==> flow/design.v <==
`timescale 1ns / 1ps
module mul_ctrl
#(  parameter 					r = 10163,
	parameter					G_DAT_DEP = 159,
	parameter                   G_ADDR_W = 8,
    parameter                   G_DAT_W = 64,
    parameter                   H_ADDR_W = 7,
    parameter                   H_DAT_W = 14,
    parameter					H_DAT_DEP = 71)
(
	input						clk,
	input 						rst_b,
	input 						start,
	output reg 					done,
	output reg [G_ADDR_W-1:0]	g_addra,
	output reg 					g_wea,
	output reg [G_DAT_W-1:0]	g_douta,
	input      [G_DAT_W-1:0]	g_dina, 
	output reg [G_ADDR_W-1:0]	g_addrb,
	output reg 					g_web,
	output reg [G_DAT_W-1:0]	g_doutb,
	input      [G_DAT_W-1:0]	g_dinb,
	output reg [H_ADDR_W-1:0]	h_addra,
	output reg 					h_wea,
	output reg [H_DAT_W-1:0]	h_douta,
	input      [H_DAT_W-1:0]	h_dina, 
	output reg [G_ADDR_W-1:0]	f_addra,
	output reg 					f_wea,
	output reg [G_DAT_W-1:0]	f_douta,
	input      [G_DAT_W-1:0]	f_dina
    );
wire [H_DAT_W-1:0] h_dina_inv;
wire [5:0] offset, offset2;
wire [G_DAT_W-7:0] base;
reg [3:0] cnt;
reg h_flag;
reg [5:0] offset_reg,offset_reg2;
reg [2*G_DAT_W-1:0] rotate;
reg g_rd_done;
reg ld_done;
reg rot_done;
reg [1:0] f_wr_done;
parameter 		INIT = 3'd0,  
				READ_H = 3'd1,  
				READ_G = 3'd2,  
				LOAD = 3'd3,  
				ROTATE = 3'd4,
				ADD = 3'd5,
				WRITE_F = 3'd6;
reg    [2:0]   state, next_state;
always @ (posedge clk)
	  if (!rst_b)            
			state <= INIT;        
	  else                  
			state <= next_state; 
always @(*) begin
    case (state)
        INIT: 
            if (start)
                next_state = READ_H;
            else
                next_state = INIT;  
        READ_H:
        	if (cnt == 2)
                next_state = READ_G;  
            else 
            	next_state = READ_H;          
        READ_G:
        	if (g_rd_done)
        		next_state = LOAD;
        	else 
        		next_state = READ_G;	
        LOAD:	
        	if (ld_done)
        		next_state = ROTATE;
        	else 
        		next_state = LOAD;
        ROTATE:
        	if (rot_done)
        		next_state = ADD;
        	else 
        		next_state = ROTATE;
        ADD:
        	next_state = WRITE_F;
        WRITE_F:
        	if (done)
        		next_state = INIT;
        	else if (h_flag)
        		next_state = READ_H;	
        	else 
        		next_state = ROTATE;
        default:
            next_state = INIT;        
    endcase
end
always @(posedge clk) begin
	case (state)
		INIT: begin
			done <= 0;
			g_rd_done <= 0;
			ld_done <= 0;
			rot_done <= 0;
			f_wr_done <= 0;
			h_flag <= 0;
			cnt <= 0;
			offset_reg <= 0;
			offset_reg2 <= 0;
			rotate <= {2*G_DAT_W{1'b0}};
			g_addra <= 0;
			g_wea <= 0;
			g_douta <= {G_DAT_W{1'b0}};
			g_addrb <= 0;
			g_web <= 0;
			g_doutb <= {G_DAT_W{1'b0}};	
			h_addra <= 0;
			h_wea <= 0;
			h_douta <= {H_DAT_W{1'b0}};
			f_addra <= 0;
			f_wea <= 0;
			f_douta <= {G_DAT_W{1'b0}};
		end
		READ_H: begin
			done <= 0;
			g_rd_done <= 0;
			ld_done <= 0;
			rot_done <= 0;
			f_wr_done <= 0;
			h_flag <= 0;
			if (cnt != 2)
				cnt <= cnt + 1;
			else 
				cnt <= 0;	
			offset_reg <= offset_reg;
			offset_reg2 <= offset_reg2;
			rotate <= {2*G_DAT_W{1'b0}};
			g_addra <= 0;
			g_wea <= 0;
			g_douta <= {G_DAT_W{1'b0}};
			g_addrb <= 0;
			g_web <= 0;
			g_doutb <= {G_DAT_W{1'b0}};	
			h_addra <= h_addra;
			h_wea <= 0;
			h_douta <= {H_DAT_W{1'b0}};
			f_addra <= 0;
			f_wea <= 0;
			f_douta <= {G_DAT_W{1'b0}};			
		end
		READ_G: begin
			done <= 0;
			rot_done <= 0;
			f_wr_done <= 0;
			h_flag <= 0;
			if (!g_rd_done)
				cnt <= cnt + 1'd1;
			else 
				cnt <= 0;	
			offset_reg <= offset;
			offset_reg2 <= offset;
			rotate <= {2*G_DAT_W{1'b0}};
			if (base == G_DAT_DEP - 2 && cnt == 0 && offset_reg > 50) begin  
				g_addra <= base;
				g_addrb <= base + 1'd1;
				g_rd_done <= 0;
				ld_done <= 0;
			end
			else if (base == G_DAT_DEP - 2 && cnt == 1 && offset_reg > 50) begin  
				g_addra <= base + 1'd1;
				g_addrb <= 0;
				g_rd_done <= 1;
				ld_done <= 0;
			end
			else  if (cnt == 0) begin
				g_addra <= base;
				g_addrb <= base == G_DAT_DEP - 1 ? 0 : base + 1'd1;
				g_rd_done <= 0;
				ld_done <= 0;
			end
			else begin
				g_addra <= base;
				g_addrb <= base == G_DAT_DEP - 1 ? 0 : base + 1'd1;
				g_rd_done <= 1;
				ld_done <= 0;
			end
			g_wea <= 0;
			g_douta <= {G_DAT_W{1'b0}};
			g_web <= 0;
			g_doutb <= {G_DAT_W{1'b0}};	
			h_addra <= h_addra;
			h_wea <= 0;
			h_douta <= {H_DAT_W{1'b0}};
			f_addra <= 0;
			f_wea <= 0;
			f_douta <= {G_DAT_W{1'b0}};			
		end
		LOAD: begin
			done <= 0;
			g_rd_done <= 0;
			rot_done <= 0;
			f_wr_done <= 0;
			h_flag <= 0;
			if (ld_done)
				offset_reg <= g_addra == 0 ? offset2 : offset;
			else 
				offset_reg <= offset_reg;	
			offset_reg2 <= offset_reg2;
			if (ld_done)
				cnt <= 0;
			else 
				cnt <= cnt + 1'b1;	
			if (base == G_DAT_DEP - 2 && cnt == 0 && offset_reg > 50) begin
				rotate <= {g_dina,g_dinb[G_DAT_W-1:G_DAT_W-51],13'd0};
				ld_done <= 1;
			end
			else if (base == G_DAT_DEP - 2 && cnt == 1 && offset_reg > 50) begin
				rotate <= {rotate[2*G_DAT_W-1:2*G_DAT_W-115],g_dinb[G_DAT_W-1:G_DAT_W-13]};
				ld_done <= 0;	
			end	
			else if (base == G_DAT_DEP - 1) begin
				rotate <= {g_dina[G_DAT_W-1:G_DAT_W-51],g_dinb,13'b0};
				ld_done <= 1;
			end
			else begin
				rotate <= {g_dina,g_dinb};
				ld_done <= 1;
			end
			if (cnt == 0) begin
				h_addra <= h_addra;	
				g_addra <= g_addra != G_DAT_DEP - 1 ? g_addra + 1'd1 : 0;
				g_addrb <= g_addrb != G_DAT_DEP - 1 ? g_addrb + 1'd1 : 0;
			end
			else begin
				h_addra <= h_addra;
				g_addra <= g_addra;
				g_addrb <= g_addrb;
			end
			g_wea <= 0;
			g_douta <= {G_DAT_W{1'b0}};
			g_web <= 0;
			g_doutb <= {G_DAT_W{1'b0}};	
			h_wea <= 0;
			h_douta <= {H_DAT_W{1'b0}};
			f_addra <= 0;
			f_wea <= 0;
			f_douta <= {G_DAT_W{1'b0}};
		end
		ROTATE: begin
			done <= 0;
			g_rd_done <= 0;
			ld_done <= 0;
			f_wr_done <= 0;
			h_flag <= h_flag;
			if (cnt == 5)
				cnt <= 0;
			else	
				cnt <= cnt + 1;
			if (cnt == 4)
				rot_done <= 1;
			else 
				rot_done <= 0;	
			if (cnt == 0 && offset_reg2[0])
				rotate <= {rotate[2*G_DAT_W-2:0],1'b0};
			else if (cnt == 1 && offset_reg2[1])
				rotate <= {rotate[2*G_DAT_W-3:0],2'b0};
			else if (cnt == 2 && offset_reg2[2])
				rotate <= {rotate[2*G_DAT_W-5:0],4'b0};
			else if (cnt == 3 && offset_reg2[3])
				rotate <= {rotate[2*G_DAT_W-9:0],8'b0};
			else if (cnt == 4 && offset_reg2[4])
				rotate <= {rotate[2*G_DAT_W-17:0],16'b0};
			else if (cnt == 5 && offset_reg2[5])
				rotate <= {rotate[2*G_DAT_W-33:0],32'b0};
			else 
				rotate <= rotate;	
			g_wea <= 0;
			g_douta <= {G_DAT_W{1'b0}};			
			g_web <= 0;
			g_doutb <= {G_DAT_W{1'b0}};	
			if (cnt == 2 && h_flag) begin  
				h_addra <= h_addra;
				g_addra <= base;
				g_addrb <= base + 1'd1 == G_DAT_DEP ? 0 : base + 1'd1;
				offset_reg <= offset; 
				offset_reg2 <= offset_reg2;
			end
			else if (cnt == 3 && base == G_DAT_DEP - 2 && offset_reg > 50 && h_flag) begin  
				h_addra <= h_addra;
				g_addra <= base + 1'b1;
				g_addrb <= 0;
				offset_reg <= offset_reg;
				offset_reg2 <= offset_reg2;
			end
			else if (cnt == 3 && g_addra == G_DAT_DEP - 2 && offset_reg > 50) begin  
				h_addra <= h_addra;
				g_addra <= G_DAT_DEP - 1;
				g_addrb <= 0;
				offset_reg <= offset_reg;
				offset_reg2 <= offset_reg2;
			end
			else begin
				h_addra <= h_addra;
				g_addra <= g_addra;
				g_addrb <= g_addrb;
				offset_reg <= offset_reg;
				offset_reg2 <= offset_reg2;
			end
			h_wea <= 0;
			h_douta <= {H_DAT_W{1'b0}};
			f_addra <= f_addra;
			f_wea <= 0;
			f_douta <= {G_DAT_W{1'b0}};	
		end
		ADD: begin
			if (h_addra == H_DAT_DEP-1'b1 && f_addra == G_DAT_DEP-1'b1) 
				done <= 1;
			else
				done <= 0;	
			g_rd_done <= 0;
			ld_done <= 0;
			rot_done <= 0;
			f_wr_done <= 0;	
			offset_reg <= offset_reg;
			offset_reg2 <= offset_reg2;
			cnt <= 0;
			if (g_addra == G_DAT_DEP-1 && offset_reg > 50)  
				rotate <= {g_dina,g_dinb[G_DAT_W-1:G_DAT_W-51],13'd0};
			else if (g_addra == G_DAT_DEP-1 && (offset_reg < 50 || offset_reg == 50))
				rotate <= {g_dina[G_DAT_W-1:G_DAT_W-51],g_dinb,13'd0};
			else 	
				rotate <= {g_dina,g_dinb};	
			g_addra <= g_addra;
			g_wea <= 0;
			g_douta <= {G_DAT_W{1'b0}};
			g_addrb <= g_addrb;
			g_web <= 0;
			g_doutb <= {G_DAT_W{1'b0}};	
			h_wea <= 0;
			h_douta <= {H_DAT_W{1'b0}};
			if (f_addra == G_DAT_DEP-1) begin
				h_addra <= h_addra + 1;
				h_flag <= 1;  
			end				
			else begin
				h_addra <= h_addra;	
				h_flag <= 0;
			end
			f_addra <= f_addra;
			f_wea <= 1;
			f_douta <= f_addra != G_DAT_DEP-1 ? f_dina ^ rotate[2*G_DAT_W-1:2*G_DAT_W-G_DAT_W] : {f_dina[G_DAT_W-1:G_DAT_W-51] ^ rotate[2*G_DAT_W-1:2*G_DAT_W-51],13'b0};
		end
		WRITE_F: begin	
			done <= 0;	
			g_rd_done <= 0;
			ld_done <= 0;
			rot_done <= 0;
			f_wr_done <= 0;
			if (g_addra == G_DAT_DEP-1) begin
				offset_reg <= offset2;	
				offset_reg2 <= offset_reg;			
			end
			else begin
				offset_reg <= offset_reg;
				offset_reg2 <= offset_reg;
			end	
			cnt <= 0;			
			if (g_addra == G_DAT_DEP-1 && offset_reg > 50) 
				rotate <= {rotate[2*G_DAT_W-1:2*G_DAT_W-115],g_dinb[G_DAT_W-1:G_DAT_W-13]};
			else 
				rotate <= rotate;	
			g_addra <= g_addra != G_DAT_DEP - 1 ? g_addra + 1'd1 : 0;
			g_wea <= 0;
			g_douta <= {G_DAT_W{1'b0}};
			g_addrb <= g_addrb != G_DAT_DEP - 1 ? g_addrb + 1'd1 : 0;
			g_web <= 0;
			g_doutb <= {G_DAT_W{1'b0}};	
			h_wea <= 0;
			h_addra <= h_addra;	
			h_douta <= {H_DAT_W{1'b0}};
			h_flag <= h_flag;
			if (f_addra != G_DAT_DEP-1)
				f_addra <= f_addra + 1'b1;
			else 
				f_addra <= 0;	
			f_wea <= 0;
			f_douta <= {G_DAT_W{1'b0}};	
		end
	endcase
end
assign h_dina_inv = h_dina == 0 ? 0 : r - h_dina;
assign base = h_dina_inv[H_DAT_W-1:6];
assign offset = h_dina_inv[5:0];
assign offset2 = offset > 50 ? offset-51 : offset+13; 
endmodule
`timescale 1ns / 1ps
module bike_mul
#(  parameter               G_ADDR_W = 8,
    parameter               G_DAT_W = 64,
    parameter               H_ADDR_W = 7,
    parameter               H_DAT_W = 14
    )
(
    input                   clk,
    input                   rst_b,
    input                   start,
    output reg              done,
    output reg [G_ADDR_W-1:0] g_addra,
    input      [G_DAT_W-1:0]  g_douta,
    output reg [G_ADDR_W-1:0] g_addrb,
    input      [G_DAT_W-1:0]  g_doutb,
    output reg [H_ADDR_W-1:0] h_addra,
    input      [H_DAT_W-1:0]  h_douta,
    output reg                f_wea,
    output reg [G_ADDR_W-1:0] f_addra,
    output reg [G_DAT_W-1:0]  f_dina,
    input      [G_DAT_W-1:0]  f_douta
    );
wire                    mul_done;
wire                    mul_g_wea, mul_g_web;
wire [G_ADDR_W-1:0]     mul_g_addra, mul_g_addrb;
wire [G_DAT_W-1:0]      mul_g_douta, mul_g_doutb;
wire                    mul_h_wea;
wire [H_ADDR_W-1:0]     mul_h_addra;
wire [H_DAT_W-1:0]      mul_h_douta;
wire                    mul_f_wea;
wire [G_ADDR_W-1:0]     mul_f_addra;
wire [G_DAT_W-1:0]      mul_f_douta;
mul_ctrl mul0_ctrl (
    .clk                    (clk),
    .rst_b                  (rst_b),
    .start                  (start),
    .done                   (mul_done),
    .g_addra                (mul_g_addra),
    .g_wea                  (mul_g_wea),
    .g_douta                (mul_g_douta),
    .g_dina                 (g_douta),
    .g_addrb                (mul_g_addrb),
    .g_web                  (mul_g_web),
    .g_doutb                (mul_g_doutb),
    .g_dinb                 (g_doutb),
    .h_addra                (mul_h_addra),
    .h_wea                  (mul_h_wea),
    .h_douta                (mul_h_douta),
    .h_dina                 (h_douta),
    .f_addra                (mul_f_addra),
    .f_wea                  (mul_f_wea),
    .f_douta                (mul_f_douta),
    .f_dina                 (f_douta)
    );
always @(posedge clk) begin
    if (!rst_b) begin
        done    <= 1'b0;
        g_addra <= 0;
        g_addrb <= 0;
        h_addra <= 0;
        f_wea   <= 1'b0;
        f_addra <= 0;
        f_dina  <= 0;
    end
    else begin
        done    <= mul_done;
        g_addra <= mul_g_addra;
        g_addrb <= mul_g_addrb;
        h_addra <= mul_h_addra;
        f_wea   <= mul_f_wea;
        f_addra <= mul_f_addra;
        f_dina  <= mul_f_douta;
    end
end
endmodule
-- Reports on bike_mul
The steps from the RTL of bike_mul to its reports follow in flow order.
Lines are those of the file above, counted from 1.
Library cell names are shortened.
The mark n/a stands for no value.
- design top: bike_mul
- clock: clk
- standard-cell library: sky130hd
- library corner: tt_025C_1v80

-- Word level
Counts by Yosys on the flattened word-level netlist (proc, flatten, opt, wreduce; memories kept). Register bits leave out memories and registers merged into their read ports (data or address). Print and check cells are left out.
- noted flip-flop bits (word level): 345
- input port bits at 209
- output and inout port bits: 97
- cells after elaboration at 194
- noted $add $sub $neg: 10
- $lt $le $gt $ge: 3
- eq/ne operators at 32
- muxes and demuxes at 72
- bitwise gates (word level): 3
- reduce/logical cells at 50
- operators by type and width (operator ; number):
    2-to-1 mux 128 bit ; 8
    parallel mux 128 bit (select 5 bit) ; 1
    2-to-1 mux 77 bit ; 3
    2-to-1 mux 8 bit ; 17
    parallel mux 64 bit (select 2 bit) ; 1
    parallel mux 8 bit (select 5 bit) ; 2
    XOR 64 bit ; 1
    2-to-1 mux 64 bit ; 1
    XOR 51 bit ; 1
    equality test 8 bit (second input constant) ; 5
    parallel mux 6 bit (select 5 bit) ; 1
    2-to-1 mux 6 bit ; 5
    OR reduction 6 bit ; 4
    adder 8 x 1 -> 8 bit (second input constant) ; 3
    inequality test 8 bit (second input constant) ; 3
    parallel mux 3 bit (select 7 bit) ; 1
    nonzero test 5 bit ; 4
    parallel mux 4 bit (select 5 bit) ; 1
    logical AND 1 bit ; 19
    parallel mux 6 bit (select 3 bit) ; 1
    parallel mux 8 bit (select 2 bit) ; 1
    2-to-1 mux 4 bit ; 4
    subtractor 14 bit (first input constant) ; 1
    zero test 14 bit ; 1
    nonzero test 2 bit ; 7
    parallel mux 7 bit (select 2 bit) ; 1
    2-to-1 mux 14 bit ; 1
    2-to-1 mux 13 bit ; 1
Not listed: further kinds 39, cells in them 71.

-- Depth
Longest topological path by Yosys (ltp), each cell counted once; first at word level (registers and memories cut), then after technology mapping (sequential cells cut; the memories' decode and read muxes count).
- depth after elaboration at 9
- ABC_AREA: 0
- depth in mapped cells: 16
- depth with buffers taken out: 12

-- Mapped cells and area
The flow's flattened synthesis, as Yosys stat reports it; memories are mapped. The netlist is that of the ABC_AREA named above (0 if unset); the other value can give another one.
The area totals of this step are shown rounded.
- cell count: 2468
- synthesis area: 21600 um2
- sequential area: 9440 um2
- noted flip-flops: 349
- buffers: 250
- cell types (type ; number ; area in all (um2)):
    edfxtp_1 ; 245 ; 7.36E+03
    dfxtp_1 ; 104 ; 2.08E+03
    nand2_1 ; 402 ; 1.51E+03
    nand3_1 ; 204 ; 1.02E+03
    a21oi_1 ; 184 ; 920.883
    o21ai_0 ; 163 ; 815.782
    clkbuf_1 ; 209 ; 784.502
    o211ai_1 ; 99 ; 743.213
    xnor2_1 ; 83 ; 726.947
    and2_1 ; 105 ; 656.88
    a222oi_1 ; 61 ; 610.586
    mux2_2 ; 49 ; 551.779
    nor2_1 ; 141 ; 529.258
    o2111ai_1 ; 52 ; 455.437
    mux2i_1 ; 28 ; 280.269
    ha_1 ; 21 ; 262.752
    a221oi_1 ; 22 ; 192.685
    a221o_1 ; 18 ; 180.173
Other cell types: 54; their cells: 278.
The figures by module come from a second, unflattened synthesis with its own total; it is not the netlist above.
- cell total of the unflattened synthesis: 2386
- area total of the unflattened synthesis at 22700 um2
Each row is one instance without its submodules.
- modules (module ; times used ; cells ; area (um2) ; sequential area (um2)):
    mul_ctrl ; 1 ; 2182 ; 20000 ; 7500
    bike_mul ; 1 ; 204 ; 2620 ; 1940

-- Worst setup path after synthesis
OpenSTA on the mapped netlist: ideal clock, no wires. The path of least setup slack (recovery checks aside). Input and output delay are each 20% of the period. Register names are those of the netlist, which keeps one name where synthesis merged equal registers.
- path kind: input to register
- start: input port h_douta[2]
- end: register mul0_ctrl.rotate[100]
- noted period: 8.0 ns
- noted external input delay: 1.600 ns
- noted setup time: 0.658 ns
- noted time at the first pin: 1.600 ns
- noted data arrival time: 9.655 ns
- data required time: 7.342 ns
- path slack: -2.313 ns
- path delay at 8.713 ns
- noted stages: 11
- buffers on the path at 3
- synthesis period reached: 10.313 ns
"path delay" is the arrival time less input delay plus setup time.
"stages" counts driving pins, that of a launching flip-flop among them; a cell with two outputs on the path counts twice.
"synthesis period reached" is the clock period less the worst setup slack; recovery checks do not enter. This is arithmetic on one report: input and output delays are still those of the set period (20% each).
Between the ends stands the longest chain of elaborated cells between them, by number of cells; it is not shown to be the way that was timed. Of several equally long chains one is given.
Each line given opens the expression or statement behind the cell; cells for indexed reads and writes are added by Yosys, which also makes memories of some case tables.
A register here has more assigning lines than the two given.
Only ways into the end's enable, where the timed path ends, are counted here.
- cells stage by stage: buf_6 inv_1 ha_1 buf_2 nor4b_1 nand4_1 nand3_1 a21o_2 nor3_1 buf_2 a31oi_1
- noted cells in the longest elaborated chain: 7
- elaborated cells between the ends (all ways): 10
- those cells by class: add/sub (1); eq/ne (2); mux (1); reduce/logical (6)
- RTL lines, path post-synthesis (item ; line ; text):
    start, declared ; 411 ; input      [H_DAT_W-1:0]  h_douta,
    subtractor 14 bit ; 389 ; assign h_dina_inv = h_dina == 0 ? 0 : r - h_dina;
    2-to-1 mux 14 bit ; 389 ;
    equality test 8 bit ; 215 ; else if (base == G_DAT_DEP - 2 && cnt == 1 && offset_reg > 50) begin
    logical AND 1 bit (2 in a row) ; 215 ;
    inequality test 3 x 2 -> 1 bit ; n/a ;
    AND reduction 4 bit ; n/a ;
    end, assigned ; 212 ; rotate <= {g_dina,g_dinb[G_DAT_W-1:G_DAT_W-51],13'd0};
    end, assigned ; 216 ; rotate <= {rotate[2*G_DAT_W-1:2*G_DAT_W-115],g_dinb[G_DAT_W-1:G_DAT_W-13]};
    end, declared ; 38 ; reg [2*G_DAT_W-1:0] rotate;

-- Worst path after layout
Path of least setup slack in the final report of flow run 1 (OpenROAD, finished layout, wires in). Where an end is a register, its clock arrival counts in the times.
- path kind: input to register
- start: input port h_douta[2]
- end: register mul0_ctrl.rotate[39]
- noted period: 4.75 ns
- noted external input delay: 0.95 ns
- noted setup time: 0.26 ns
- noted time at the first pin: 0.95 ns
- noted data arrival time: 4.34 ns
- data required time: 5.07 ns
- path slack: 0.73 ns
- noted stages: 13
- buffers on the path at 2
Between the ends stands the longest chain of elaborated cells between them, by number of cells; it is not shown to be the way that was timed. Of several equally long chains one is given.
A register here has more assigning lines than the two given.
Ways into the end's enable are left out, as the timed path ends at the data pin.
- cells stage by stage: clkdlybuf4s50_1 inv_4 ha_4 and3b_1 xnor2_2 inv_2 ha_2 nand4_1 a211o_1 o21a_2 buf_12 a222oi_1 nand3_1
- noted cells in the longest elaborated chain: 8
- elaborated cells between the ends (all ways): 13
- those cells by class: add/sub (1); eq/ne (2); mux (5); reduce/logical (5)
- RTL lines, path after layout (item ; line ; text):
    start, declared ; 411 ; input      [H_DAT_W-1:0]  h_douta,
    subtractor 14 bit ; 389 ; assign h_dina_inv = h_dina == 0 ? 0 : r - h_dina;
    2-to-1 mux 14 bit ; 389 ;
    equality test 8 bit ; 215 ; else if (base == G_DAT_DEP - 2 && cnt == 1 && offset_reg > 50) begin
    logical AND 1 bit (2 in a row) ; 215 ;
    2-to-1 mux 128 bit ; 215 ;
    2-to-1 mux 128 bit ; 211 ; if (base == G_DAT_DEP - 2 && cnt == 0 && offset_reg > 50) begin
    parallel mux 128 bit (select 5 bit) ; 97 ; case (state)
    end, assigned ; 212 ; rotate <= {g_dina,g_dinb[G_DAT_W-1:G_DAT_W-51],13'd0};
    end, assigned ; 216 ; rotate <= {rotate[2*G_DAT_W-1:2*G_DAT_W-115],g_dinb[G_DAT_W-1:G_DAT_W-13]};
    end, declared ; 38 ; reg [2*G_DAT_W-1:0] rotate;

Hand-over note for bike_mul

Module bike_mul, platform sky130hd: 4 stored runs of the flow (Yosys, OpenROAD) with differing settings, in no particular order. Input and output delays are each 20% of the period that was set; the output load is 0.01 pF.
By "clock period reached" is meant the clock period of the run minus its worst setup slack. This is arithmetic on one report: input and output delays are still those of the set period (20% each).
"critical path time" means the part of the period allowed to the worst setup path (the constraints hold back 20% at inputs and 20% at outputs) less its slack; where the path has registers, the arrival times of their clocks count too.
By "total power after layout" is meant OpenSTA's value without simulated activity: inputs other than the clock are taken to toggle once in ten clock periods, and the tool carries that through the logic.
Measured values are rounded.

Flow run 1

==> flow/run.sh <==
#!/bin/bash
# the make line also repeats the synthesis and layout settings of config.mk as NAME=value (left out here)
make -C /OpenROAD-flow-scripts/flow DESIGN_CONFIG=/design/flow/config.mk WORK_HOME=/design/flow/orfs CLKGATE_MAP_FILE= finish
==> flow/config.mk <==
export PLATFORM = sky130hd
export DESIGN_NAME = bike_mul
export DESIGN_NICKNAME = bike_mul
export VERILOG_FILES = /design/flow/design.v
export SDC_FILE = /design/flow/constraint.sdc
export NUM_CORES = 4
export LEC_CHECK = 0
export ABC_AREA = 0
export CAP_MARGIN = 10
export CELL_PAD_IN_SITES_GLOBAL_PLACEMENT = 0
export CORE_ASPECT_RATIO = 0.67
export CORE_MARGIN = 8
export CORE_UTILIZATION = 25
export GPL_ROUTABILITY_DRIVEN = 1
export MAX_ROUTING_LAYER = met5
export MIN_ROUTING_LAYER = met1
export PLACE_DENSITY_LB_ADDON = 0.22
export SLEW_MARGIN = 25
export TNS_END_PERCENT = 20
==> flow/constraint.sdc <==
create_clock -name core_clock -period 4.75 [get_ports {clk}]
set_input_delay 0.9500 -clock core_clock [delete_from_list [all_inputs] [get_ports {clk}]]
set_output_delay 0.9500 -clock core_clock [all_outputs]
set_load 0.01 [all_outputs]

Measured in flow run 1:
- noted the chip area after synthesis (Yosys): 21600 um2
- noted the die size: 96300 um2
- standard-cell area after routing: 27100 um2
- utilization: 31.5 %
- smallest setup slack at 0.731 ns
- noted the post-route setup TNS: 0.000 ns
- lowest hold slack at 0.449 ns
- total power after layout: 0.00901 W
- clock period reached at 4.019 ns
- noted the critical path time: 3.07 ns
- kind of the worst setup path: input to register

Flow run 2

==> flow/run.sh <==
#!/bin/bash
# the make line also repeats the synthesis and layout settings of config.mk as NAME=value (left out here)
make -C /OpenROAD-flow-scripts/flow DESIGN_CONFIG=/design/flow/config.mk WORK_HOME=/design/flow/orfs CLKGATE_MAP_FILE= finish
==> flow/config.mk <==
export PLATFORM = sky130hd
export DESIGN_NAME = bike_mul
export DESIGN_NICKNAME = bike_mul
export VERILOG_FILES = /design/flow/design.v
export SDC_FILE = /design/flow/constraint.sdc
export NUM_CORES = 4
export LEC_CHECK = 0
export ABC_AREA = 1
export CAP_MARGIN = 20
export CELL_PAD_IN_SITES_GLOBAL_PLACEMENT = 1
export CORE_ASPECT_RATIO = 0.95
export CORE_MARGIN = 5
export CORE_UTILIZATION = 70
export CTS_CLUSTER_DIAMETER = 144
export CTS_CLUSTER_SIZE = 14
export GPL_ROUTABILITY_DRIVEN = 1
export GPL_TIMING_DRIVEN = 1
export MIN_ROUTING_LAYER = met2
export SLEW_MARGIN = 20
export TNS_END_PERCENT = 40
==> flow/constraint.sdc <==
create_clock -name core_clock -period 7.8 [get_ports {clk}]
set_input_delay 1.5600 -clock core_clock [delete_from_list [all_inputs] [get_ports {clk}]]
set_output_delay 1.5600 -clock core_clock [all_outputs]
set_load 0.01 [all_outputs]

Flow run 2: not finished: placement ended with error GPL-0301.

Flow run 3

==> flow/run.sh <==
#!/bin/bash
# the make line also repeats the synthesis and layout settings of config.mk as NAME=value (left out here)
make -C /OpenROAD-flow-scripts/flow DESIGN_CONFIG=/design/flow/config.mk WORK_HOME=/design/flow/orfs CLKGATE_MAP_FILE= finish
==> flow/config.mk <==
export PLATFORM = sky130hd
export DESIGN_NAME = bike_mul
export DESIGN_NICKNAME = bike_mul
export VERILOG_FILES = /design/flow/design.v
export SDC_FILE = /design/flow/constraint.sdc
export NUM_CORES = 4
export LEC_CHECK = 0
export CAP_MARGIN = 20
export CORE_ASPECT_RATIO = 0.95
export CORE_MARGIN = 5
export CORE_UTILIZATION = 40
export CTS_CLUSTER_DIAMETER = 208
export CTS_CLUSTER_SIZE = 14
export GPL_ROUTABILITY_DRIVEN = 0
export GPL_TIMING_DRIVEN = 0
export SLEW_MARGIN = 20
export TNS_END_PERCENT = 50
==> flow/constraint.sdc <==
create_clock -name core_clock -period 7.8 [get_ports {clk}]
set_input_delay 1.5600 -clock core_clock [delete_from_list [all_inputs] [get_ports {clk}]]
set_output_delay 1.5600 -clock core_clock [all_outputs]
set_load 0.01 [all_outputs]

Measured in flow run 3:
- noted the chip area after synthesis (Yosys): 21600 um2
- noted the die size: 58800 um2
- standard-cell area after routing: 26600 um2
- utilization: 49.4 %
- smallest setup slack at 2.06 ns
- noted the post-route setup TNS: 0.000 ns
- lowest hold slack at 0.446 ns
- total power after layout: 0.00483 W
- clock period reached at 5.738 ns
- noted the critical path time: 4.18 ns
- kind of the worst setup path: input to register

Flow run 4

==> flow/run.sh <==
#!/bin/bash
# the make line also repeats the synthesis and layout settings of config.mk as NAME=value (left out here)
make -C /OpenROAD-flow-scripts/flow DESIGN_CONFIG=/design/flow/config.mk WORK_HOME=/design/flow/orfs CLKGATE_MAP_FILE= finish
==> flow/config.mk <==
export PLATFORM = sky130hd
export DESIGN_NAME = bike_mul
export DESIGN_NICKNAME = bike_mul
export VERILOG_FILES = /design/flow/design.v
export SDC_FILE = /design/flow/constraint.sdc
export NUM_CORES = 4
export LEC_CHECK = 0
export CAP_MARGIN = 20
export CORE_ASPECT_RATIO = 1.56
export CORE_MARGIN = 8
export CORE_UTILIZATION = 40
export CTS_CLUSTER_DIAMETER = 222
export GPL_ROUTABILITY_DRIVEN = 0
export GPL_TIMING_DRIVEN = 0
export HOLD_SLACK_MARGIN = 0.17
export PLACE_DENSITY = 0.6
export SLEW_MARGIN = 20
export TNS_END_PERCENT = 35
==> flow/constraint.sdc <==
create_clock -name core_clock -period 6.55 [get_ports {clk}]
set_input_delay 1.3100 -clock core_clock [delete_from_list [all_inputs] [get_ports {clk}]]
set_output_delay 1.3100 -clock core_clock [all_outputs]
set_load 0.01 [all_outputs]

Measured in flow run 4:
- noted the chip area after synthesis (Yosys): 21600 um2
- noted the die size: 61900 um2
- standard-cell area after routing: 26900 um2
- utilization: 50.3 %
- smallest setup slack at 0.804 ns
- noted the post-route setup TNS: 0.000 ns
- lowest hold slack at 0.447 ns
- total power after layout: 0.00615 W
- clock period reached at 5.746 ns
- noted the critical path time: 4.44 ns
- kind of the worst setup path: input to register

End of note.
